==> flow/design.v <==
module cache_calc (
    input   logic           i_clk,
    input   logic           i_nreset,
    input   logic           i_srst,
    input   logic           i_en,
    input   logic   [29:0]  i_addr,  
    input   logic           i_wr_ready,
    output  logic           o_miss_cache,
    output  logic   [7:0]   o_mem_addr_cache,
    output  logic   [7:0]   o_mem_addr_load
    );
    logic   [21:0]  addr_tag;
    logic   [2:0]   addr_block;
    logic   [24:0]  addr_tag_block;
    logic   [4:0]   addr_word;
    logic   [2:0]   addr_group;
    logic   [7:0]   hit_tag_block_bus;
    logic   [2:0]   num_hit_tag_block;
    logic           hit_tag_block;
    logic           miss_tag_block;
    logic           miss_word_group;
    logic           reliability_full;
    logic           lru_bit_replace_en;
    logic           miss_block0;
    logic           hit_block0;
    logic           replace_block0;
    logic           miss_block1;
    logic           hit_block1;
    logic           replace_block1;
    logic           miss_block2;
    logic           hit_block2;
    logic           replace_block2;
    logic           miss_block3;
    logic           hit_block3;
    logic           replace_block3;
    logic           miss_block4;
    logic           hit_block4;
    logic           replace_block4;
    logic           miss_block5;
    logic           hit_block5;
    logic           replace_block5;
    logic           miss_block6;
    logic           hit_block6;
    logic           replace_block6;
    logic           miss_block7;
    logic           hit_block7;
    logic           replace_block7;
    logic   [6:0]   lru_bit;
    logic   [2:0]   num_fetch_block;
    logic   [24:0]  tag_block_mem [7:0];
    logic   [2:0]   addr_load_block;
    logic   [4:0]   addr_load_word;
    logic   [2:0]   dust_mem_sel_group;
    logic   [7:0]   dust_mem [7:0];
    assign addr_tag = i_addr[29:8];
    assign addr_block = i_addr[7:5];
    assign addr_tag_block = {addr_tag, addr_block};
    assign addr_word = i_addr[4:0];
    assign addr_group = addr_word[4:2];
    generate
    genvar i;
    for (i = 0; i < 8; i ++) begin: hit_gen
        assign hit_tag_block_bus[i] = i_en && tag_block_mem[i] == addr_tag_block;
    end endgenerate
    always_comb
        casex (hit_tag_block_bus)
            8'bxxxx_xxx1: num_hit_tag_block = 3'd0;
            8'bxxxx_xx10: num_hit_tag_block = 3'd1;
            8'bxxxx_x100: num_hit_tag_block = 3'd2;
            8'bxxxx_1000: num_hit_tag_block = 3'd3;
            8'bxxx1_0000: num_hit_tag_block = 3'd4;
            8'bxx10_0000: num_hit_tag_block = 3'd5;
            8'bx100_0000: num_hit_tag_block = 3'd6;
            8'b1000_0000: num_hit_tag_block = 3'd7;
            default: num_hit_tag_block = 3'd0;
        endcase
    assign hit_tag_block = |hit_tag_block_bus;
    assign miss_tag_block = i_en & !hit_tag_block;
    assign miss_word_group = i_en && dust_mem[num_hit_tag_block][addr_group] == 1'b0;
    assign o_miss_cache = miss_tag_block | miss_word_group;
    assign lru_bit_replace_en = i_en;
    assign miss_block0 = miss_tag_block & !lru_bit[6] & !lru_bit[4] & !lru_bit[0];
    assign hit_block0 = i_en && hit_tag_block && num_hit_tag_block == 'd0;
    assign replace_block0 = lru_bit_replace_en & (miss_block0 | hit_block0);
    assign miss_block1 = miss_tag_block & miss_tag_block & !lru_bit[6] & !lru_bit[4] & lru_bit[0];
    assign hit_block1 = i_en && hit_tag_block && num_hit_tag_block == 'd1;
    assign replace_block1 = lru_bit_replace_en & (miss_block1 | hit_block1);
    assign miss_block2 = miss_tag_block & !lru_bit[6] & lru_bit[4] & !lru_bit[1];
    assign hit_block2 = i_en && hit_tag_block && num_hit_tag_block == 'd2;
    assign replace_block2 = lru_bit_replace_en & (miss_block2 | hit_block2);
    assign miss_block3 = miss_tag_block & !lru_bit[6] & lru_bit[4] & lru_bit[1];
    assign hit_block3 = i_en && hit_tag_block && num_hit_tag_block == 'd3;
    assign replace_block3 = lru_bit_replace_en & (miss_block3 | hit_block3);
    assign miss_block4 = miss_tag_block & lru_bit[6] & !lru_bit[5] & !lru_bit[2];
    assign hit_block4 = i_en && hit_tag_block && num_hit_tag_block == 'd4;
    assign replace_block4 = lru_bit_replace_en & (miss_block4 | hit_block4);
    assign miss_block5 = miss_tag_block & lru_bit[6] & !lru_bit[5] & lru_bit[2];
    assign hit_block5 = i_en && hit_tag_block && num_hit_tag_block == 'd5;
    assign replace_block5 = lru_bit_replace_en & (miss_block5 | hit_block5);
    assign miss_block6 = miss_tag_block & lru_bit[6] & lru_bit[5] & !lru_bit[3];
    assign hit_block6 = i_en && hit_tag_block && num_hit_tag_block == 'd6;
    assign replace_block6 = lru_bit_replace_en & (miss_block6 | hit_block6);
    assign miss_block7 = miss_tag_block & lru_bit[6] & lru_bit[5] & lru_bit[3];
    assign hit_block7 = i_en && hit_tag_block && num_hit_tag_block == 'd7;
    assign replace_block7 = lru_bit_replace_en & (miss_block7 | hit_block7);
    always_ff @(posedge i_clk, negedge i_nreset)
        if (!i_nreset) lru_bit <= 'd0;
        else if (i_srst) lru_bit <= 'd0;
        else if (replace_block0) begin
            lru_bit[6] <= 1'b1;
            lru_bit[4] <= 1'b1;
            lru_bit[0] <= 1'b1;
        end
        else if (replace_block1) begin
            lru_bit[6] <= 1'b1;
            lru_bit[4] <= 1'b1;
            lru_bit[0] <= 1'b0;
        end
        else if (replace_block2) begin
            lru_bit[6] <= 1'b1;
            lru_bit[4] <= 1'b0;
            lru_bit[1] <= 1'b1;
        end
        else if (replace_block3) begin
            lru_bit[6] <= 1'b1;
            lru_bit[4] <= 1'b0;
            lru_bit[1] <= 1'b0;
        end
        else if (replace_block4) begin
            lru_bit[6] <= 1'b0;
            lru_bit[5] <= 1'b1;
            lru_bit[2] <= 1'b1;
        end
        else if (replace_block5) begin
            lru_bit[6] <= 1'b0;
            lru_bit[5] <= 1'b1;
            lru_bit[2] <= 1'b0;
        end
        else if (replace_block6) begin
            lru_bit[6] <= 1'b0;
            lru_bit[5] <= 1'b0;
            lru_bit[3] <= 1'b1;
        end
        else if (replace_block7) begin
            lru_bit[6] <= 1'b0;
            lru_bit[5] <= 1'b0;
            lru_bit[3] <= 1'b0;
        end
    always_comb
        casex (lru_bit)
            7'b0x0_xxx0: num_fetch_block = 3'd0;
            7'b0x0_xxx1: num_fetch_block = 3'd1;
            7'b0x1_xx0x: num_fetch_block = 3'd2;
            7'b0x1_xx1x: num_fetch_block = 3'd3;
            7'b10x_x0xx: num_fetch_block = 3'd4;
            7'b10x_x1xx: num_fetch_block = 3'd5;
            7'b11x_0xxx: num_fetch_block = 3'd6;
            7'b11x_1xxx: num_fetch_block = 3'd7;
            default: num_fetch_block = 3'd0;
        endcase
    always_ff @(posedge i_clk, negedge i_nreset)
        if (!i_nreset) for (int i = 0; i < 8; i ++) tag_block_mem[i] <= 'd0;
        else if (i_srst) for (int i = 0; i < 8; i ++) tag_block_mem[i] <= 'd0;
        else if (miss_tag_block) tag_block_mem[num_fetch_block] <= addr_tag_block;
    assign addr_load_block = o_mem_addr_load[7:5];
    assign addr_load_word = o_mem_addr_load[4:0];
    assign dust_mem_sel_group = addr_load_word[4:2];
    always_ff @(posedge i_clk, negedge i_nreset)
        if (!i_nreset) for (int i = 0; i < 8; i ++) dust_mem[i] <= 'd0;
        else if (i_srst) for (int i = 0; i < 8; i ++) dust_mem[i] <= 'd0;
        else if (miss_tag_block) dust_mem[num_fetch_block] <= 'd0;
        else if (i_wr_ready) dust_mem[addr_load_block][dust_mem_sel_group] <= 1'b1;
    assign o_mem_addr_cache = {num_hit_tag_block, addr_word};
    always_ff @(posedge i_clk, negedge i_nreset)
        if (!i_nreset) o_mem_addr_load <= 'd0;
        else if (i_srst) o_mem_addr_load <= 'd0;
        else if (i_en && miss_tag_block) o_mem_addr_load <= {num_fetch_block, addr_word};
        else if (i_en && miss_word_group) o_mem_addr_load <= {num_hit_tag_block, addr_word};
endmodule
module cache_ahb_ctrl_mem (
    input   logic           i_hclk,
    input   logic           i_hnreset,
    input   logic           i_hsel,
    input   logic   [31:0]  i_haddr,
    input   logic           i_hwrite,
    input   logic   [ 2:0]  i_hsize,
    input   logic   [ 2:0]  i_hburst,
    input   logic   [ 3:0]  i_hprot,
    input   logic   [ 1:0]  i_htrans,
    input   logic           i_hmastlock,
    input   logic           i_hready,
    input   logic   [31:0]  i_hwdata,
    output  logic           o_hready,
    output  logic           o_hresp,
    output  logic   [31:0]  o_hrdata,
    input   logic           i_nbypass,
    input   logic           i_d_cache_en,
    input   logic   [31:0]  i_climit,
    input   logic           i_prefetch_dis,
    input   logic           i_miss_cache,
    input   logic   [7:0]   i_calc_addr_cache,
    input   logic   [7:0]   i_calc_addr_load,
    output  logic           o_calc_srst,
    output  logic           o_calc_en,
    output  logic           o_calc_wr_rdy,
    output  logic   [29:0]  o_calc_addr,
    input   logic           i_sl_hready,
    input   logic           i_sl_hresp,
    input   logic   [31:0]  i_sl_hrdata,
    output  logic           o_sl_hsel,
    output  logic   [31:0]  o_sl_haddr,
    output  logic           o_sl_hwrite,
    output  logic   [2:0]   o_sl_hsize,
    output  logic   [2:0]   o_sl_hburst,
    output  logic   [3:0]   o_sl_hprot,
    output  logic   [1:0]   o_sl_htrans,
    output  logic           o_sl_hmastlock,
    output  logic           o_sl_hready,
    output  logic   [31:0]  o_sl_hwdata,
    input   logic   [31:0]  i_mem_rdata,
    output  logic           o_mem_en,
    output  logic           o_mem_we,
    output  logic   [7:0]   o_mem_addr
    );
    enum logic [3:0] {IDLE, READ_CACHE, PREREAD_FLASH, READ_FLASH,
                      POST_FLASH, READ_POST_FLASH, PREF_ADDR, PREF_DATA,
                      PRETHROUGH, THROUGH} state_list;
    logic           cache_area;
    logic           cache_en;
    logic           request;
    logic           request_read;
    logic           request_read_ready;
    logic           request_reg;
    logic   [31:0]  haddr;
    logic           hwrite;
    logic   [ 2:0]  hsize;
    logic   [ 2:0]  hburst;
    logic   [ 3:0]  hprot;
    logic   [ 1:0]  htrans;
    logic           hmastlock;
    logic   [31:0]  hwdata;
    logic           switch_read_cache;
    logic           switch_preread_flash;
    logic           switch_read_flash;
    logic           switch_pref_addr_pref;
    logic           switch_pref_addr;
    logic           switch_pref_data;
    logic           switch_prethrough;
    logic           switch_through;
    logic   [3:0]   current_state;
    logic   [3:0]   next_state;
    logic           state_idle;
    logic           state_read_cache;
    logic           state_preread_flash;
    logic           state_read_flash;
    logic           state_post_flash;
    logic           state_read_post_flash;
    logic           state_pref_addr;
    logic           state_pref_data;
    logic           state_pretrough;
    logic           state_through;
    logic           gen_addr_rst_flash;
    logic           gen_addr_rst_pref;
    logic           gen_addr_rst;
    logic           gen_addr_set_1;
    logic           gen_addr_inc_flash;
    logic           gen_addr_inc_pref;
    logic           gen_addr_inc;
    logic   [1:0]   gen_addr;
    logic           gen_addr_full;
    logic           mem_gen_addr_rst;
    logic           mem_gen_addr_replace;
    logic   [1:0]   mem_gen_addr;
    logic           mem_gen_addr_full;
    logic           pref_glob_en;
    logic           pref_glob_en_rst;
    logic           pref_full_frame_set;
    logic           pref_full_frame_rst;
    logic           pref_full_frame;
    logic           pref_haddr_full;
    logic           pref_addr_inc_addr;
    logic           pref_addr_inc_data;
    logic           pref_addr_inc;
    logic   [2:0]   pref_addr;
    logic   [27:0]  pref_addr_comb;
    logic           pref_addr_full;
    logic           pref_calc_en;
    logic           mux_request_read;
    logic           mux_read_flash;
    logic           mux_through;
    logic           mux_pref;
    logic           nbypass_reg;
    assign cache_area = i_haddr < i_climit;
    assign cache_en = i_nbypass & cache_area & (!i_hprot[0] | (i_hprot[0] & i_d_cache_en));
    assign request = i_hsel & i_htrans[1] & i_hready;
    assign request_read = request & !i_hwrite & cache_en;
    assign request_read_ready = request_read & o_hready;
    always_ff @(posedge i_hclk, negedge i_hnreset)
        if (!i_hnreset) request_reg <= 'd0;
        else request_reg <= request;
    always_ff @(posedge i_hclk, negedge i_hnreset)
        if (!i_hnreset) haddr <= 'd0;
        else if (request) haddr <= i_haddr;
    always_ff @(posedge i_hclk, negedge i_hnreset)
        if (!i_hnreset) hwrite <= 'd0;
        else if (request) hwrite <= i_hwrite;
    always_ff @(posedge i_hclk, negedge i_hnreset)
        if (!i_hnreset) hsize <= 'd0;
        else if (request) hsize <= i_hsize;
    always_ff @(posedge i_hclk, negedge i_hnreset)
        if (!i_hnreset) hburst <= 'd0;
        else if (request) hburst <= i_hburst;
    always_ff @(posedge i_hclk, negedge i_hnreset)
        if (!i_hnreset) hprot <= 'd0;
        else if (request) hprot <= i_hprot;
    always_ff @(posedge i_hclk, negedge i_hnreset)
        if (!i_hnreset) htrans <= 'd0;
        else if (request) htrans <= i_htrans;
    always_ff @(posedge i_hclk, negedge i_hnreset)
        if (!i_hnreset) hmastlock <= 'd0;
        else if (request) hmastlock <= i_hmastlock;
    always_ff @(posedge i_hclk, negedge i_hnreset)
        if (!i_hnreset) hwdata <= 'd0;
        else if (request_reg) hwdata <= i_hwdata;
    assign o_hready = !state_pretrough & !state_through & !state_preread_flash & !state_read_flash & !state_post_flash
                      | (state_through & i_sl_hready);
    assign o_hresp = state_through ? i_sl_hresp: 1'b0;
    assign o_hrdata = state_read_cache || state_read_post_flash ? i_mem_rdata:
                      state_through ? i_sl_hrdata: 'd0;
    assign switch_read_cache = request_read_ready & !i_miss_cache;
    assign switch_preread_flash = request_read_ready & i_miss_cache & !i_sl_hready;
    assign switch_read_flash = request_read_ready & i_miss_cache & i_sl_hready;
    assign switch_pref_addr_pref = pref_glob_en & !pref_addr_full & !pref_haddr_full;
    assign switch_pref_addr = state_idle & i_sl_hready & !request & !i_prefetch_dis & i_nbypass & switch_pref_addr_pref;
    assign switch_pref_data = !request & !i_hwrite & i_miss_cache & !gen_addr_full & !i_prefetch_dis & i_nbypass;
    assign switch_prethrough = i_hsel & i_htrans[1] & !cache_en & !i_sl_hready;
    assign switch_through = i_hsel & i_htrans[1] & !cache_en & i_sl_hready;
    always_ff @(posedge i_hclk, negedge i_hnreset)
        if (!i_hnreset) current_state <= IDLE;
        else current_state <= next_state;
    always_comb
        case (current_state)
            IDLE:
                if (switch_through)
                    next_state = THROUGH;
                else if (switch_prethrough)
                    next_state = PRETHROUGH;
                else if (switch_read_cache)
                    next_state = READ_CACHE;
                else if (switch_preread_flash)
                    next_state = PREREAD_FLASH;
                else if (switch_read_flash)
                    next_state = READ_FLASH;
                else if (switch_pref_addr)
                    next_state = PREF_ADDR;
                else
                    next_state = IDLE;
            READ_CACHE:
                if (switch_through)
                    next_state = THROUGH;
                else if (switch_prethrough)
                    next_state = PRETHROUGH;
                else if (switch_preread_flash)
                    next_state = PREREAD_FLASH;
                else if (switch_read_flash)
                    next_state = READ_FLASH;
                else if (!request_read_ready)
                    next_state = IDLE;
                else
                    next_state = READ_CACHE;
            PREREAD_FLASH:
                if (i_sl_hready)
                    next_state = READ_FLASH;
                else
                    next_state = PREREAD_FLASH;
            READ_FLASH:
                if (o_calc_wr_rdy)
                    next_state = POST_FLASH;
                else
                    next_state = READ_FLASH;
            POST_FLASH:
                next_state = READ_POST_FLASH;
            READ_POST_FLASH:
                if (switch_through)
                    next_state = THROUGH;
                else if (switch_prethrough)
                    next_state = PRETHROUGH;
                else if (switch_read_cache)
                    next_state = READ_CACHE;
                else if (!request_read_ready)
                    next_state = IDLE;
                else
                    next_state = READ_FLASH;
            PREF_ADDR:
                if (switch_through)
                    next_state = THROUGH;
                else if (switch_prethrough)
                    next_state = PRETHROUGH;
                else if (switch_read_cache)
                    next_state = READ_CACHE;
                else if (switch_preread_flash)
                    next_state = PREREAD_FLASH;
                else if (switch_read_flash)
                    next_state = READ_FLASH;
                else if (i_prefetch_dis || (pref_addr_full && !i_miss_cache))
                    next_state = IDLE;
                else if (switch_pref_data)
                    next_state = PREF_DATA;
                else
                    next_state = PREF_ADDR;
            PREF_DATA:
                if (switch_through)
                    next_state = THROUGH;
                else if (switch_prethrough)
                    next_state = PRETHROUGH;
                else if (switch_read_cache)
                    next_state = READ_CACHE;
                else if (switch_preread_flash)
                    next_state = PREREAD_FLASH;
                else if (switch_read_flash)
                    next_state = READ_FLASH;
                else if (i_prefetch_dis || (pref_full_frame && mem_gen_addr_full && o_calc_wr_rdy))
                    next_state = IDLE;
                else if (switch_pref_addr && !i_miss_cache)
                    next_state = PREF_ADDR;
                else
                    next_state = PREF_DATA;
            PRETHROUGH:
                if (i_sl_hready)
                    next_state = THROUGH;
                else
                    next_state = PRETHROUGH;
            THROUGH:
                if (switch_read_cache)
                    next_state = READ_CACHE;
                else if (switch_preread_flash)
                    next_state = PREREAD_FLASH;
                else if (switch_read_flash)
                    next_state = READ_FLASH;
                else if (i_sl_hready && !request)
                    next_state = IDLE;
                else
                    next_state = THROUGH;
            default:
                next_state = IDLE;
        endcase
    assign state_idle = current_state == IDLE;
    assign state_read_cache = current_state == READ_CACHE;
    assign state_preread_flash = current_state == PREREAD_FLASH;
    assign state_read_flash = current_state == READ_FLASH;
    assign state_post_flash = current_state == POST_FLASH;
    assign state_read_post_flash = current_state == READ_POST_FLASH;
    assign state_pref_addr = current_state == PREF_ADDR;
    assign state_pref_data = current_state == PREF_DATA;
    assign state_pretrough = current_state == PRETHROUGH;
    assign state_through = current_state == THROUGH;
    assign gen_addr_rst_flash = !state_read_flash | (state_read_flash & o_calc_wr_rdy);
    assign gen_addr_rst_pref = !state_pref_addr & !state_pref_data;
    assign gen_addr_rst = !gen_addr_set_1
        & ((switch_read_flash & !i_sl_hready) | (gen_addr_rst_flash & gen_addr_rst_pref));
    assign gen_addr_set_1 = (switch_read_flash | state_preread_flash) & i_sl_hready;
    assign gen_addr_inc_flash = (state_read_flash & i_sl_hready & !mem_gen_addr_full);
    assign gen_addr_inc_pref = (state_pref_addr & i_miss_cache) | (state_pref_data & i_sl_hready & !pref_full_frame);
    assign gen_addr_inc = !gen_addr_rst & !gen_addr_set_1 & (gen_addr_inc_flash | gen_addr_inc_pref);
    always_ff @(posedge i_hclk, negedge i_hnreset)
        if (!i_hnreset) gen_addr <= 'd0;
        else if (gen_addr_rst) gen_addr <= 'd0;
        else if (gen_addr_set_1) gen_addr <= 2'd1;
        else if (gen_addr_inc) gen_addr <= gen_addr + 2'd1;
    assign gen_addr_full = &gen_addr;
    assign mem_gen_addr_rst = switch_read_flash | switch_pref_addr;
    assign mem_gen_addr_replace = o_mem_we;
    always_ff @(posedge i_hclk, negedge i_hnreset)
        if (!i_hnreset) mem_gen_addr <= 'd0;
        else if (mem_gen_addr_rst) mem_gen_addr <= 'd0;
        else if (mem_gen_addr_replace) mem_gen_addr <= gen_addr;
    assign mem_gen_addr_full = &mem_gen_addr;
    assign o_mem_en = switch_read_cache | o_mem_we | state_post_flash;
    assign o_mem_we = (state_read_flash | state_pref_data) & i_sl_hready;
    always_comb
        casex ({switch_read_cache, state_read_flash, state_post_flash, state_pref_data})
            4'b1xxx: o_mem_addr = i_calc_addr_cache;
            4'b01xx: o_mem_addr = {i_calc_addr_load[7:2], mem_gen_addr};
            4'b001x: o_mem_addr = i_calc_addr_load;
            4'b0001: o_mem_addr = {i_calc_addr_load[7:2], mem_gen_addr};
            default: o_mem_addr = 'd0;
        endcase
    assign pref_glob_en_rst = state_through | !i_nbypass | i_prefetch_dis;
    always_ff @(posedge i_hclk, negedge i_hnreset)
        if (!i_hnreset) pref_glob_en <= 'd0;
        else if (pref_glob_en_rst) pref_glob_en <= 1'b0;
        else if (request_read_ready) pref_glob_en <= 1'b1;
    assign pref_full_frame_set = pref_addr_full & gen_addr_full & gen_addr_inc;
    assign pref_full_frame_rst = mem_gen_addr_full & mem_gen_addr_replace & o_calc_wr_rdy;
    always_ff @(posedge i_hclk, negedge i_hnreset)
        if (!i_hnreset) pref_full_frame <= 'd0;
        else if (pref_full_frame_set) pref_full_frame <= 1'b1;
        else if (pref_full_frame_rst) pref_full_frame <= 1'b0;
    assign pref_haddr_full = haddr[6:4] == 3'h7;
    assign pref_addr_inc_addr = state_pref_addr & !i_miss_cache;
    assign pref_addr_inc_data = state_pref_data & gen_addr_full & gen_addr_inc;
    assign pref_addr_inc = (pref_addr_inc_addr | pref_addr_inc_data) & !pref_addr_full;
    always_ff @(posedge i_hclk, negedge i_hnreset)
        if (!i_hnreset) pref_addr <= 'd0;
        else if (switch_pref_addr) pref_addr <= haddr[6:4] + 3'h1;
        else if (pref_addr_inc) pref_addr <= pref_addr + 3'h1;
    assign pref_addr_comb = {haddr[31:7], pref_addr};
    assign pref_addr_full = &pref_addr;
    assign pref_calc_en = !request_read & (state_pref_addr | (state_pref_data & o_calc_wr_rdy & !pref_full_frame));
    assign mux_request_read = request_read & i_miss_cache;
    assign mux_read_flash = state_read_flash & !mem_gen_addr_full | state_preread_flash;
    assign mux_through = (switch_through | state_through) & !switch_read_cache;
    assign mux_pref = (state_pref_addr | state_pref_data) & !pref_full_frame;
    always_comb
        casex ({mux_request_read, mux_read_flash, state_pretrough, mux_through, mux_pref})
            5'b1_xxxx:
                begin
                    o_sl_hsel = 1'b1;
                    o_sl_haddr = {i_haddr[31:4], 4'h0};
                    o_sl_hwrite = 1'b0;
                    o_sl_hsize = 3'h2;
                    o_sl_hburst = i_hburst;
                    o_sl_hprot = i_hprot;
                    o_sl_htrans = i_htrans;
                    o_sl_hmastlock = i_hmastlock;
                    o_sl_hready = i_hready & i_sl_hready;
                    o_sl_hwdata = i_hwdata;
                end
            5'b0_1xxx:
                begin
                    o_sl_hsel = !mem_gen_addr_full;
                    o_sl_haddr = {haddr[31:4], gen_addr, 2'h0};
                    o_sl_hwrite = 1'b0;
                    o_sl_hsize = 3'h2;
                    o_sl_hburst = hburst;
                    o_sl_hprot = hprot;
                    o_sl_htrans = htrans;
                    o_sl_hmastlock = hmastlock;
                    o_sl_hready = i_sl_hready;
                    o_sl_hwdata = 32'd0;
                end
            5'b0_01xx:
                begin
                    o_sl_hsel = 1'b1;
                    o_sl_haddr = haddr;
                    o_sl_hwrite = hwrite;
                    o_sl_hsize = hsize;
                    o_sl_hburst = hburst;
                    o_sl_hprot = hprot;
                    o_sl_htrans = htrans;
                    o_sl_hmastlock = hmastlock;
                    o_sl_hready = i_sl_hready;
                    o_sl_hwdata = hwdata;
                end
            5'b0_001x:
                begin
                    o_sl_hsel = i_hsel;
                    o_sl_haddr = i_haddr;
                    o_sl_hwrite = i_hwrite;
                    o_sl_hsize = i_hsize;
                    o_sl_hburst = i_hburst;
                    o_sl_hprot = i_hprot;
                    o_sl_htrans = i_htrans;
                    o_sl_hmastlock = i_hmastlock;
                    o_sl_hready = i_hready;
                    o_sl_hwdata = i_hwdata;
                end
            5'b0_0001:
                begin
                    o_sl_hsel = !pref_full_frame;
                    o_sl_haddr = {pref_addr_comb, gen_addr, 2'h0};
                    o_sl_hwrite = 1'b0;
                    o_sl_hsize = 3'h2;
                    o_sl_hburst = 3'h0;
                    o_sl_hprot = 4'h1;
                    o_sl_htrans = 2'h2;
                    o_sl_hmastlock = 1'b0;
                    o_sl_hready = i_sl_hready;
                    o_sl_hwdata = 32'd0;
                end
            default:
                begin
                    o_sl_hsel = 1'b0;
                    o_sl_haddr = 32'd0;
                    o_sl_hwrite = 1'b0;
                    o_sl_hsize = 3'h0;
                    o_sl_hburst = 3'h0;
                    o_sl_hprot = 4'h0;
                    o_sl_htrans = 2'h0;
                    o_sl_hmastlock = 1'b0;
                    o_sl_hready = i_sl_hready;
                    o_sl_hwdata = i_hwdata;
                end
        endcase
    always_ff @(posedge i_hclk, negedge i_hnreset)
        if (!i_hnreset) nbypass_reg <= 'd0;
        else nbypass_reg <= i_nbypass;
    assign o_calc_srst = i_nbypass & !nbypass_reg;
    assign o_calc_en = request_read_ready | pref_calc_en;
    assign o_calc_wr_rdy = mem_gen_addr_full & o_mem_we;
    assign o_calc_addr = request_read_ready ? i_haddr[31:2]: {pref_addr_comb, 2'h0};
endmodule
module cache (
    input   logic           i_hclk,
    input   logic           i_hnreset,
    input   logic           i_hsel_m,
    input   logic   [31:0]  i_haddr_m,
    input   logic           i_hwrite_m,
    input   logic   [ 2:0]  i_hsize_m,
    input   logic   [ 2:0]  i_hburst_m,
    input   logic   [ 3:0]  i_hprot_m,
    input   logic   [ 1:0]  i_htrans_m,
    input   logic           i_hmastlock_m,
    input   logic           i_hready_m,
    input   logic   [31:0]  i_hwdata_m,
    output  logic           o_hready_m,
    output  logic           o_hresp_m,
    output  logic   [31:0]  o_hrdata_m,
    input   logic           i_nbypass,
    input   logic   [31:0]  i_climit,
    input   logic           i_d_cache_en,
    output  logic           o_hsel_sl,
    output  logic           o_hready_i_sl,
    output  logic   [31:0]  o_haddr_sl,
    output  logic           o_hwrite_sl,
    output  logic   [2:0]   o_hsize_sl,
    output  logic   [1:0]   o_htrans_sl,
    output  logic   [31:0]  o_hwdata_sl,
    input   logic   [31:0]  i_hrdata_sl,
    input   logic           i_hready_o_sl,
    input   logic           i_hresp_sl,
    output  logic           o_mem_en,
    output  logic           o_mem_we,
    output  logic   [7:0]   o_mem_addr,
    output  logic   [31:0]  o_mem_wdata,
    input   logic   [31:0]  i_mem_rdata
    );
    logic           miss_cache;
    logic           calc_sync_rst;
    logic           calc_en;
    logic   [29:0]  calc_addr;
    logic           calc_wr_rdy;
    logic   [7:0]   calc_mem_addr_cache;
    logic   [7:0]   calc_mem_addr_load;
    logic   [31:0]  mem_rdata;
    logic           mem_en;
    logic           mem_we;
    logic   [7:0]   mem_addr;
    cache_ahb_ctrl_mem cache_ahb_ctrl_mem (
        .i_hclk (i_hclk),
        .i_hnreset (i_hnreset),
        .i_hsel (i_hsel_m),
        .i_haddr (i_haddr_m),
        .i_hwrite (i_hwrite_m),
        .i_hsize (i_hsize_m),
        .i_hburst (i_hburst_m),
        .i_hprot (i_hprot_m),
        .i_htrans (i_htrans_m),
        .i_hmastlock (i_hmastlock_m),
        .i_hready (i_hready_m),
        .i_hwdata (i_hwdata_m),
        .o_hready (o_hready_m),
        .o_hresp (o_hresp_m),
        .o_hrdata (o_hrdata_m),
        .i_nbypass (i_nbypass),
        .i_d_cache_en (i_d_cache_en),
        .i_climit (i_climit),
        .i_prefetch_dis (1'b1),
        .i_miss_cache (miss_cache),
        .i_calc_addr_cache (calc_mem_addr_cache),
        .i_calc_addr_load (calc_mem_addr_load),
        .o_calc_srst (calc_sync_rst),
        .o_calc_en (calc_en),
        .o_calc_wr_rdy (calc_wr_rdy),
        .o_calc_addr (calc_addr),
        .i_sl_hready (i_hready_o_sl),
        .i_sl_hresp (i_hresp_sl),
        .i_sl_hrdata (i_hrdata_sl),
        .o_sl_hsel (o_hsel_sl),
        .o_sl_haddr (o_haddr_sl),
        .o_sl_hwrite (o_hwrite_sl),
        .o_sl_hsize (o_hsize_sl),
        .o_sl_hburst (),
        .o_sl_hprot (),
        .o_sl_htrans (o_htrans_sl),
        .o_sl_hmastlock (),
        .o_sl_hready (o_hready_i_sl),
        .o_sl_hwdata (o_hwdata_sl),
        .i_mem_rdata (mem_rdata),
        .o_mem_en (mem_en),
        .o_mem_we (mem_we),
        .o_mem_addr (mem_addr)
        );
    cache_calc cache_calc (
        .i_clk (i_hclk),
        .i_nreset (i_hnreset),
        .i_srst (calc_sync_rst),
        .i_en (calc_en),
        .i_addr (calc_addr),
        .i_wr_ready (calc_wr_rdy),
        .o_miss_cache (miss_cache),
        .o_mem_addr_cache (calc_mem_addr_cache),
        .o_mem_addr_load (calc_mem_addr_load)
        );
    assign o_mem_en = mem_en;
    assign o_mem_we = mem_we;
    assign o_mem_addr = mem_addr;
    assign o_mem_wdata = i_hrdata_sl;
    assign mem_rdata = i_mem_rdata;
endmodule
From RTL to reports: cache
The steps from the RTL of cache to its reports follow in flow order.
Lines are those of the file above, counted from 1.
A cell with -- has no value.

set-up
  top = cache
  clock = i_hclk
  cell library = sky130hd
  timing corner = tt_025C_1v80

Elaborated design
Source: Yosys, flattened and elaborated. Widths are those after wreduce. Registers that Yosys merges into a memory's read port (data or address) are not register bits. Print and check cells do not count.

storage and ports
  cells after elaboration = 517
  latch bits = 0
  memory bits (read-only) = 0
  RAM bits = 0
  clocked read ports x word width = 0
  memories = 0
  output and inout bits = 148
  flip-flop bits (word level) = 363

operators by class
  equality and inequality tests = 81
  $lt $le $gt $ge = 1
  add/sub/neg operators = 3
  reductions and logical operators = 124
  multipliers = 0
  bitwise logic cells = 116
  shifts and indexed selects = 2
  div/mod/pow operators = 0
  multiplexer cells = 154

operator list
  kind                                                              count
  25-bit 2-to-1 mux                                                 24
  8-bit 2-to-1 mux                                                  43
  25-bit equality test                                              8
  32-bit case mux with 5-bit select                                 1
  7-bit OR reduction                                                16
  1-bit bitwise AND                                                 73
  8-bit bitwise AND                                                 8
  8-bit bitwise OR                                                  8
  32-bit case mux with 2-bit select                                 1
  8-bit case mux with 8-bit select                                  1
  32-bit 2-to-1 mux                                                 2
  4-bit 2-to-1 mux                                                  15
  3-bit equality test with constant B                               17
  1-bit 2-to-1 mux                                                  49
  32-bit < comparator                                               1
  4-bit case mux with 8-bit select                                  1
  3-bit AND reduction                                               10
  30-bit 2-to-1 mux                                                 1
  1-bit zero test                                                   29
  1-bit bitwise OR                                                  25
  3-bit by 1-bit inequality test with 1-bit output with constant B  8
  3-bit by 2-bit equality test with 1-bit output with constant B    8
  3-bit inequality test with constant B                             8
  8-bit case mux with 3-bit select                                  1
  3-bit case mux with 8-bit select                                  1
  2-bit nonzero test                                                11
  1-bit logical AND                                                 21
  3-bit nonzero test                                                7

Other operator kinds: 38; their cells: 83.

Depth
Yosys ltp: most cells in a row. Word level: on the elaborated netlist, between registers, memories and ports. Mapped: between sequential cells and ports; inverters and the memories' decode and read muxes count.

depth
  word-level depth = 31
  ABC_AREA = 0
  depth in mapped cells = 24
  mapped depth without buffers = 18

Synthesis result
The flow's flattened synthesis, as Yosys stat reports it; memories are mapped. The netlist is that of the ABC_AREA named above (0 if unset); the other value can give another one.

cells by type
  cell                       count  total area (sq um)
  sky130_fd_sc_hd__dfrtp_1   362    9.06E+03
  sky130_fd_sc_hd__nand2_1   525    1970.64
  sky130_fd_sc_hd__o21ai_0   246    1.23E+03
  sky130_fd_sc_hd__xnor2_1   90     788.256
  sky130_fd_sc_hd__mux2_2    60     675.648
  sky130_fd_sc_hd__a21oi_1   133    665.638
  sky130_fd_sc_hd__a22o_1    76     665.638
  sky130_fd_sc_hd__nor2_1    139    521.75
  sky130_fd_sc_hd__ha_1      34     425.408
  sky130_fd_sc_hd__nand2b_1  63     394.128
  sky130_fd_sc_hd__nor2b_1   59     369.104
  sky130_fd_sc_hd__clkbuf_1  97     364.099
  sky130_fd_sc_hd__inv_1     91     341.578
  sky130_fd_sc_hd__xor2_1    39     341.578
  sky130_fd_sc_hd__nand3_1   61     305.293
  sky130_fd_sc_hd__nand4_1   44     275.264
  sky130_fd_sc_hd__buf_4     36     270.259
  sky130_fd_sc_hd__nor4_1    42     262.752

Other cell types: 93; their cells: 482.

mapped netlist
  area of sequential cells = 9085.0 sq um
  standard cells after synthesis = 2679
  mapped flip-flops = 363
  chip area (Yosys) = 22828.1 sq um

By module: a second synthesis without flattening, with its own total; a netlist apart from the flattened one above.

second synthesis, totals
  cell total of the unflattened synthesis = 2348
  area total of the unflattened synthesis = 21116.5 sq um

Each row is one instance without its submodules.

by module
  module              times used  cells  area (sq um)  sequential area (sq um)
  cache_calc          1           1460   13955.9       6981.7
  cache_ahb_ctrl_mem  1           855    6916.6        2478.6
  cache               1           33     244.0         0.0

Timing after synthesis
Path of least setup slack by OpenSTA after synthesis, without wires, with an ideal clock, recovery checks aside; 20% of the period is set as input and as output delay. Where synthesis merged equal registers, the netlist keeps one of their names.

timing post-synthesis
  kind = in2out
  start = in i_climit[15]
  end = out o_hsize_sl[0]
  required time = 9.600 ns
  arrival time = 6.803 ns
  clock period = 12.0 ns
  driving pins on the path = 24
  buffers on the path = 6
  time at the first pin = 2.400 ns
  path slack = 2.797 ns
  path delay = 4.403 ns
  external output delay = 2.400 ns
  synthesis period reached = 9.203 ns

"path delay" is the arrival time less input delay plus setup time.
At an output port there is no setup time.
"driving pins on the path": output pins that drive a net of the path, with the launching flip-flop's if there is one; two outputs of one cell count as two.
"synthesis period reached" = period - worst setup slack (recovery checks aside). The figure is calculated, with input and output delays left at 20% of the set period.
The rows between start and end are the longest chain of elaborated cells between them; the timing report does not say that the signal goes this way. Where chains are equally long, one stands for them.
A line is the first line of the expression or statement that the cell stems from. Yosys adds cells for indexed reads and writes and turns some case tables into memories.

between the ends, post-synthesis
  cells stage by stage = sky130_fd_sc_hd__inv_1 > sky130_fd_sc_hd__ha_1 > sky130_fd_sc_hd__nand4_1 > sky130_fd_sc_hd__nor4_1 > sky130_fd_sc_hd__a22oi_1 > sky130_fd_sc_hd__a21boi_1 > sky130_fd_sc_hd__buf_4 > sky130_fd_sc_hd__buf_6 > sky130_fd_sc_hd__buf_4 > sky130_fd_sc_hd__nor4_2 > sky130_fd_sc_hd__a2111oi_0 > sky130_fd_sc_hd__o2111a_1 > sky130_fd_sc_hd__o21bai_1 > sky130_fd_sc_hd__buf_2 > sky130_fd_sc_hd__nor4b_2 > sky130_fd_sc_hd__a22o_1 > sky130_fd_sc_hd__a21oi_1 > sky130_fd_sc_hd__o2111ai_1 > sky130_fd_sc_hd__a32oi_2 > sky130_fd_sc_hd__o32ai_4 > sky130_fd_sc_hd__o211a_1 > sky130_fd_sc_hd__buf_6 > sky130_fd_sc_hd__buf_6 > sky130_fd_sc_hd__a22o_1
  cells in the longest elaborated chain = 23
  elaborated cells between the ends (all ways) = 64
  those cells by class = 1 x compare; 26 x eq/ne; 1 x shift; 4 x mux; 15 x logic; 17 x reduce/logical

RTL lines, path post-synthesis
  what                                            line  text
  from (decl)                                     620   input   logic   [31:0]  i_climit,
  32-bit < comparator                             293   assign cache_area = i_haddr < i_climit;
  1-bit bitwise AND x2                            294   assign cache_en = i_nbypass & cache_area & (!i_hprot[0] | (i_hprot[0] & i_d_cache_en));
  1-bit bitwise AND                               296   assign request_read = request & !i_hwrite & cache_en;
  1-bit zero test                                 509   assign pref_calc_en = !request_read & (state_pref_addr | (state_pref_data & o_calc_wr_rdy & !pref_full_frame)) ...
  1-bit bitwise AND                               509
  1-bit bitwise OR                                599   assign o_calc_en = request_read_ready | pref_calc_en;
  1-bit logical AND                               63    assign hit_tag_block_bus[i] = i_en && tag_block_mem[i] == addr_tag_block;
  [... 8 more ...]                                --
  1-bit zero test                                 330   assign switch_read_cache = request_read_ready & !i_miss_cache;
  1-bit bitwise AND                               330
  1-bit zero test                                 512   assign mux_through = (switch_through | state_through) & !switch_read_cache;
  1-bit bitwise AND                               512
  5-bit by 1-bit equality test with 1-bit output  515   casex ({mux_request_read, mux_read_flash, state_pretrough, mux_through, mux_pref})
  3-bit OR reduction                              --
  3-bit case mux with 3-bit select                515
  to (decl)                                       626   output  logic   [2:0]   o_hsize_sl,

Worst path after layout
From the final timing report of stored run 1: the path of least setup slack in the routed layout; clock arrival at registers is part of the times.

timing post-layout
  kind = in2out
  start = in i_haddr_m[29]
  end = out o_hwdata_sl[25]
  path slack = -0.44 ns
  external output delay = 1.65 ns
  required time = 6.59 ns
  arrival time = 7.03 ns
  time at the first pin = 1.65 ns
  driving pins on the path = 28
  clock period = 8.24 ns
  buffers on the path = 11

The rows between start and end are the longest chain of elaborated cells between them; the timing report does not say that the signal goes this way. Where chains are equally long, one stands for them.

between the ends, post-layout
  cells stage by stage = sky130_fd_sc_hd__buf_2 > sky130_fd_sc_hd__ha_4 > sky130_fd_sc_hd__nand4_1 > sky130_fd_sc_hd__buf_4 > sky130_fd_sc_hd__nor3_4 > sky130_fd_sc_hd__a211oi_2 > sky130_fd_sc_hd__and4b_1 > sky130_fd_sc_hd__buf_12 > sky130_fd_sc_hd__buf_12 > sky130_fd_sc_hd__a211oi_4 > sky130_fd_sc_hd__nor4_2 > sky130_fd_sc_hd__buf_4 > sky130_fd_sc_hd__or4_4 > sky130_fd_sc_hd__o211ai_1 > sky130_fd_sc_hd__buf_4 > sky130_fd_sc_hd__a211oi_4 > sky130_fd_sc_hd__o211ai_1 > sky130_fd_sc_hd__a21oi_2 > sky130_fd_sc_hd__o211a_1 > sky130_fd_sc_hd__a211oi_4 > sky130_fd_sc_hd__o32ai_4 > sky130_fd_sc_hd__buf_12 > sky130_fd_sc_hd__buf_6 > sky130_fd_sc_hd__o211a_4 > sky130_fd_sc_hd__buf_4 > sky130_fd_sc_hd__clkbuf_16 > sky130_fd_sc_hd__a22o_1 > sky130_fd_sc_hd__buf_6
  cells in the longest elaborated chain = 23
  elaborated cells between the ends (all ways) = 63
  those cells by class = 1 x compare; 25 x eq/ne; 1 x shift; 4 x mux; 15 x logic; 17 x reduce/logical

RTL lines, path post-layout
  what                                            line  text
  from (decl)                                     607   input   logic   [31:0]  i_haddr_m,
  32-bit < comparator                             293   assign cache_area = i_haddr < i_climit;
  1-bit bitwise AND x2                            294   assign cache_en = i_nbypass & cache_area & (!i_hprot[0] | (i_hprot[0] & i_d_cache_en));
  1-bit bitwise AND                               296   assign request_read = request & !i_hwrite & cache_en;
  1-bit zero test                                 509   assign pref_calc_en = !request_read & (state_pref_addr | (state_pref_data & o_calc_wr_rdy & !pref_full_frame)) ...
  1-bit bitwise AND                               509
  1-bit bitwise OR                                599   assign o_calc_en = request_read_ready | pref_calc_en;
  1-bit logical AND                               63    assign hit_tag_block_bus[i] = i_en && tag_block_mem[i] == addr_tag_block;
  [... 8 more ...]                                --
  1-bit zero test                                 330   assign switch_read_cache = request_read_ready & !i_miss_cache;
  1-bit bitwise AND                               330
  1-bit zero test                                 512   assign mux_through = (switch_through | state_through) & !switch_read_cache;
  1-bit bitwise AND                               512
  5-bit by 1-bit equality test with 1-bit output  515   casex ({mux_request_read, mux_read_flash, state_pretrough, mux_through, mux_pref})
  2-bit OR reduction                              --
  32-bit case mux with 2-bit select               515
  to (decl)                                       628   output  logic   [31:0]  o_hwdata_sl,

Ticket comment

Stored flow runs of cache (3 of them; Yosys, OpenROAD, sky130hd). They differ in their settings and are not a sequence. Constraints: input delay and output delay 20% of the set period each, output load 0.01 pF.
"achieved clock period (ns)" means the clock period less the worst setup slack. The figure is calculated, with input and output delays left at 20% of the set period.
"worst setup path time (ns)" means the part of the period allowed to the worst setup path (the constraints hold back 20% at inputs and 20% at outputs) less its slack; where the path has registers, the arrival times of their clocks count too.
"finish__power__total" is the tool's figure for a default switching activity; nothing was simulated.

settings of stored run 1
{
  "CORE_UTILIZATION": 40,
  "PLACE_DENSITY": 0.6,
  "period_ns": 8.24,
  "CAP_MARGIN": 20,
  "CORE_MARGIN": 2,
  "SLEW_MARGIN": 20
}
report of stored run 1
yosys chip area after synthesis (um^2): 22828.1
finish__design__die__area: 58998.0
finish__design__instance__area__stdcell: 33330.7
finish__design__instance__utilization: 0.5911
finish__timing__setup__ws: -0.437
finish__timing__setup__tns: -25.292
finish__timing__hold__ws: 0.475
finish__power__total: 6.415e-03
achieved clock period (ns): 8.677
worst setup path time (ns): 5.38
worst setup path kind: in2out

settings of stored run 2
{
  "CORE_UTILIZATION": 40,
  "PLACE_DENSITY": 0.6,
  "period_ns": 11.9,
  "CAP_MARGIN": 20,
  "CORE_MARGIN": 2,
  "SLEW_MARGIN": 20
}
report of stored run 2
yosys chip area after synthesis (um^2): 22828.1
finish__design__die__area: 58998.0
finish__design__instance__area__stdcell: 28884.0
finish__design__instance__utilization: 0.5122
finish__timing__setup__ws: 0.360
finish__timing__setup__tns: 0.000
finish__timing__hold__ws: 0.448
finish__power__total: 4.217e-03
achieved clock period (ns): 11.540
worst setup path time (ns): 6.78
worst setup path kind: in2out

settings of stored run 3
{
  "CELL_PAD_IN_SITES_DETAIL_PLACEMENT": 2,
  "CELL_PAD_IN_SITES_GLOBAL_PLACEMENT": 3,
  "CORE_UTILIZATION": 27,
  "CTS_CLUSTER_SIZE": 56,
  "HOLD_SLACK_MARGIN": 0.1,
  "MAX_ROUTING_LAYER": "met4",
  "MIN_ROUTING_LAYER": "met2",
  "PLACE_DENSITY_LB_ADDON": 0.25,
  "SETUP_SLACK_MARGIN": 0.46,
  "period_ns": 12.0,
  "CAP_MARGIN": 20,
  "CORE_MARGIN": 2,
  "SLEW_MARGIN": 20
}
report of stored run 3
yosys chip area after synthesis (um^2): 22828.1
finish__design__die__area: 86889.4
finish__design__instance__area__stdcell: 30860.8
finish__design__instance__utilization: 0.3688
finish__timing__setup__ws: 0.467
finish__timing__setup__tns: 0.000
finish__timing__hold__ws: 0.472
finish__power__total: 4.544e-03
achieved clock period (ns): 11.533
worst setup path time (ns): 6.73
worst setup path kind: in2out
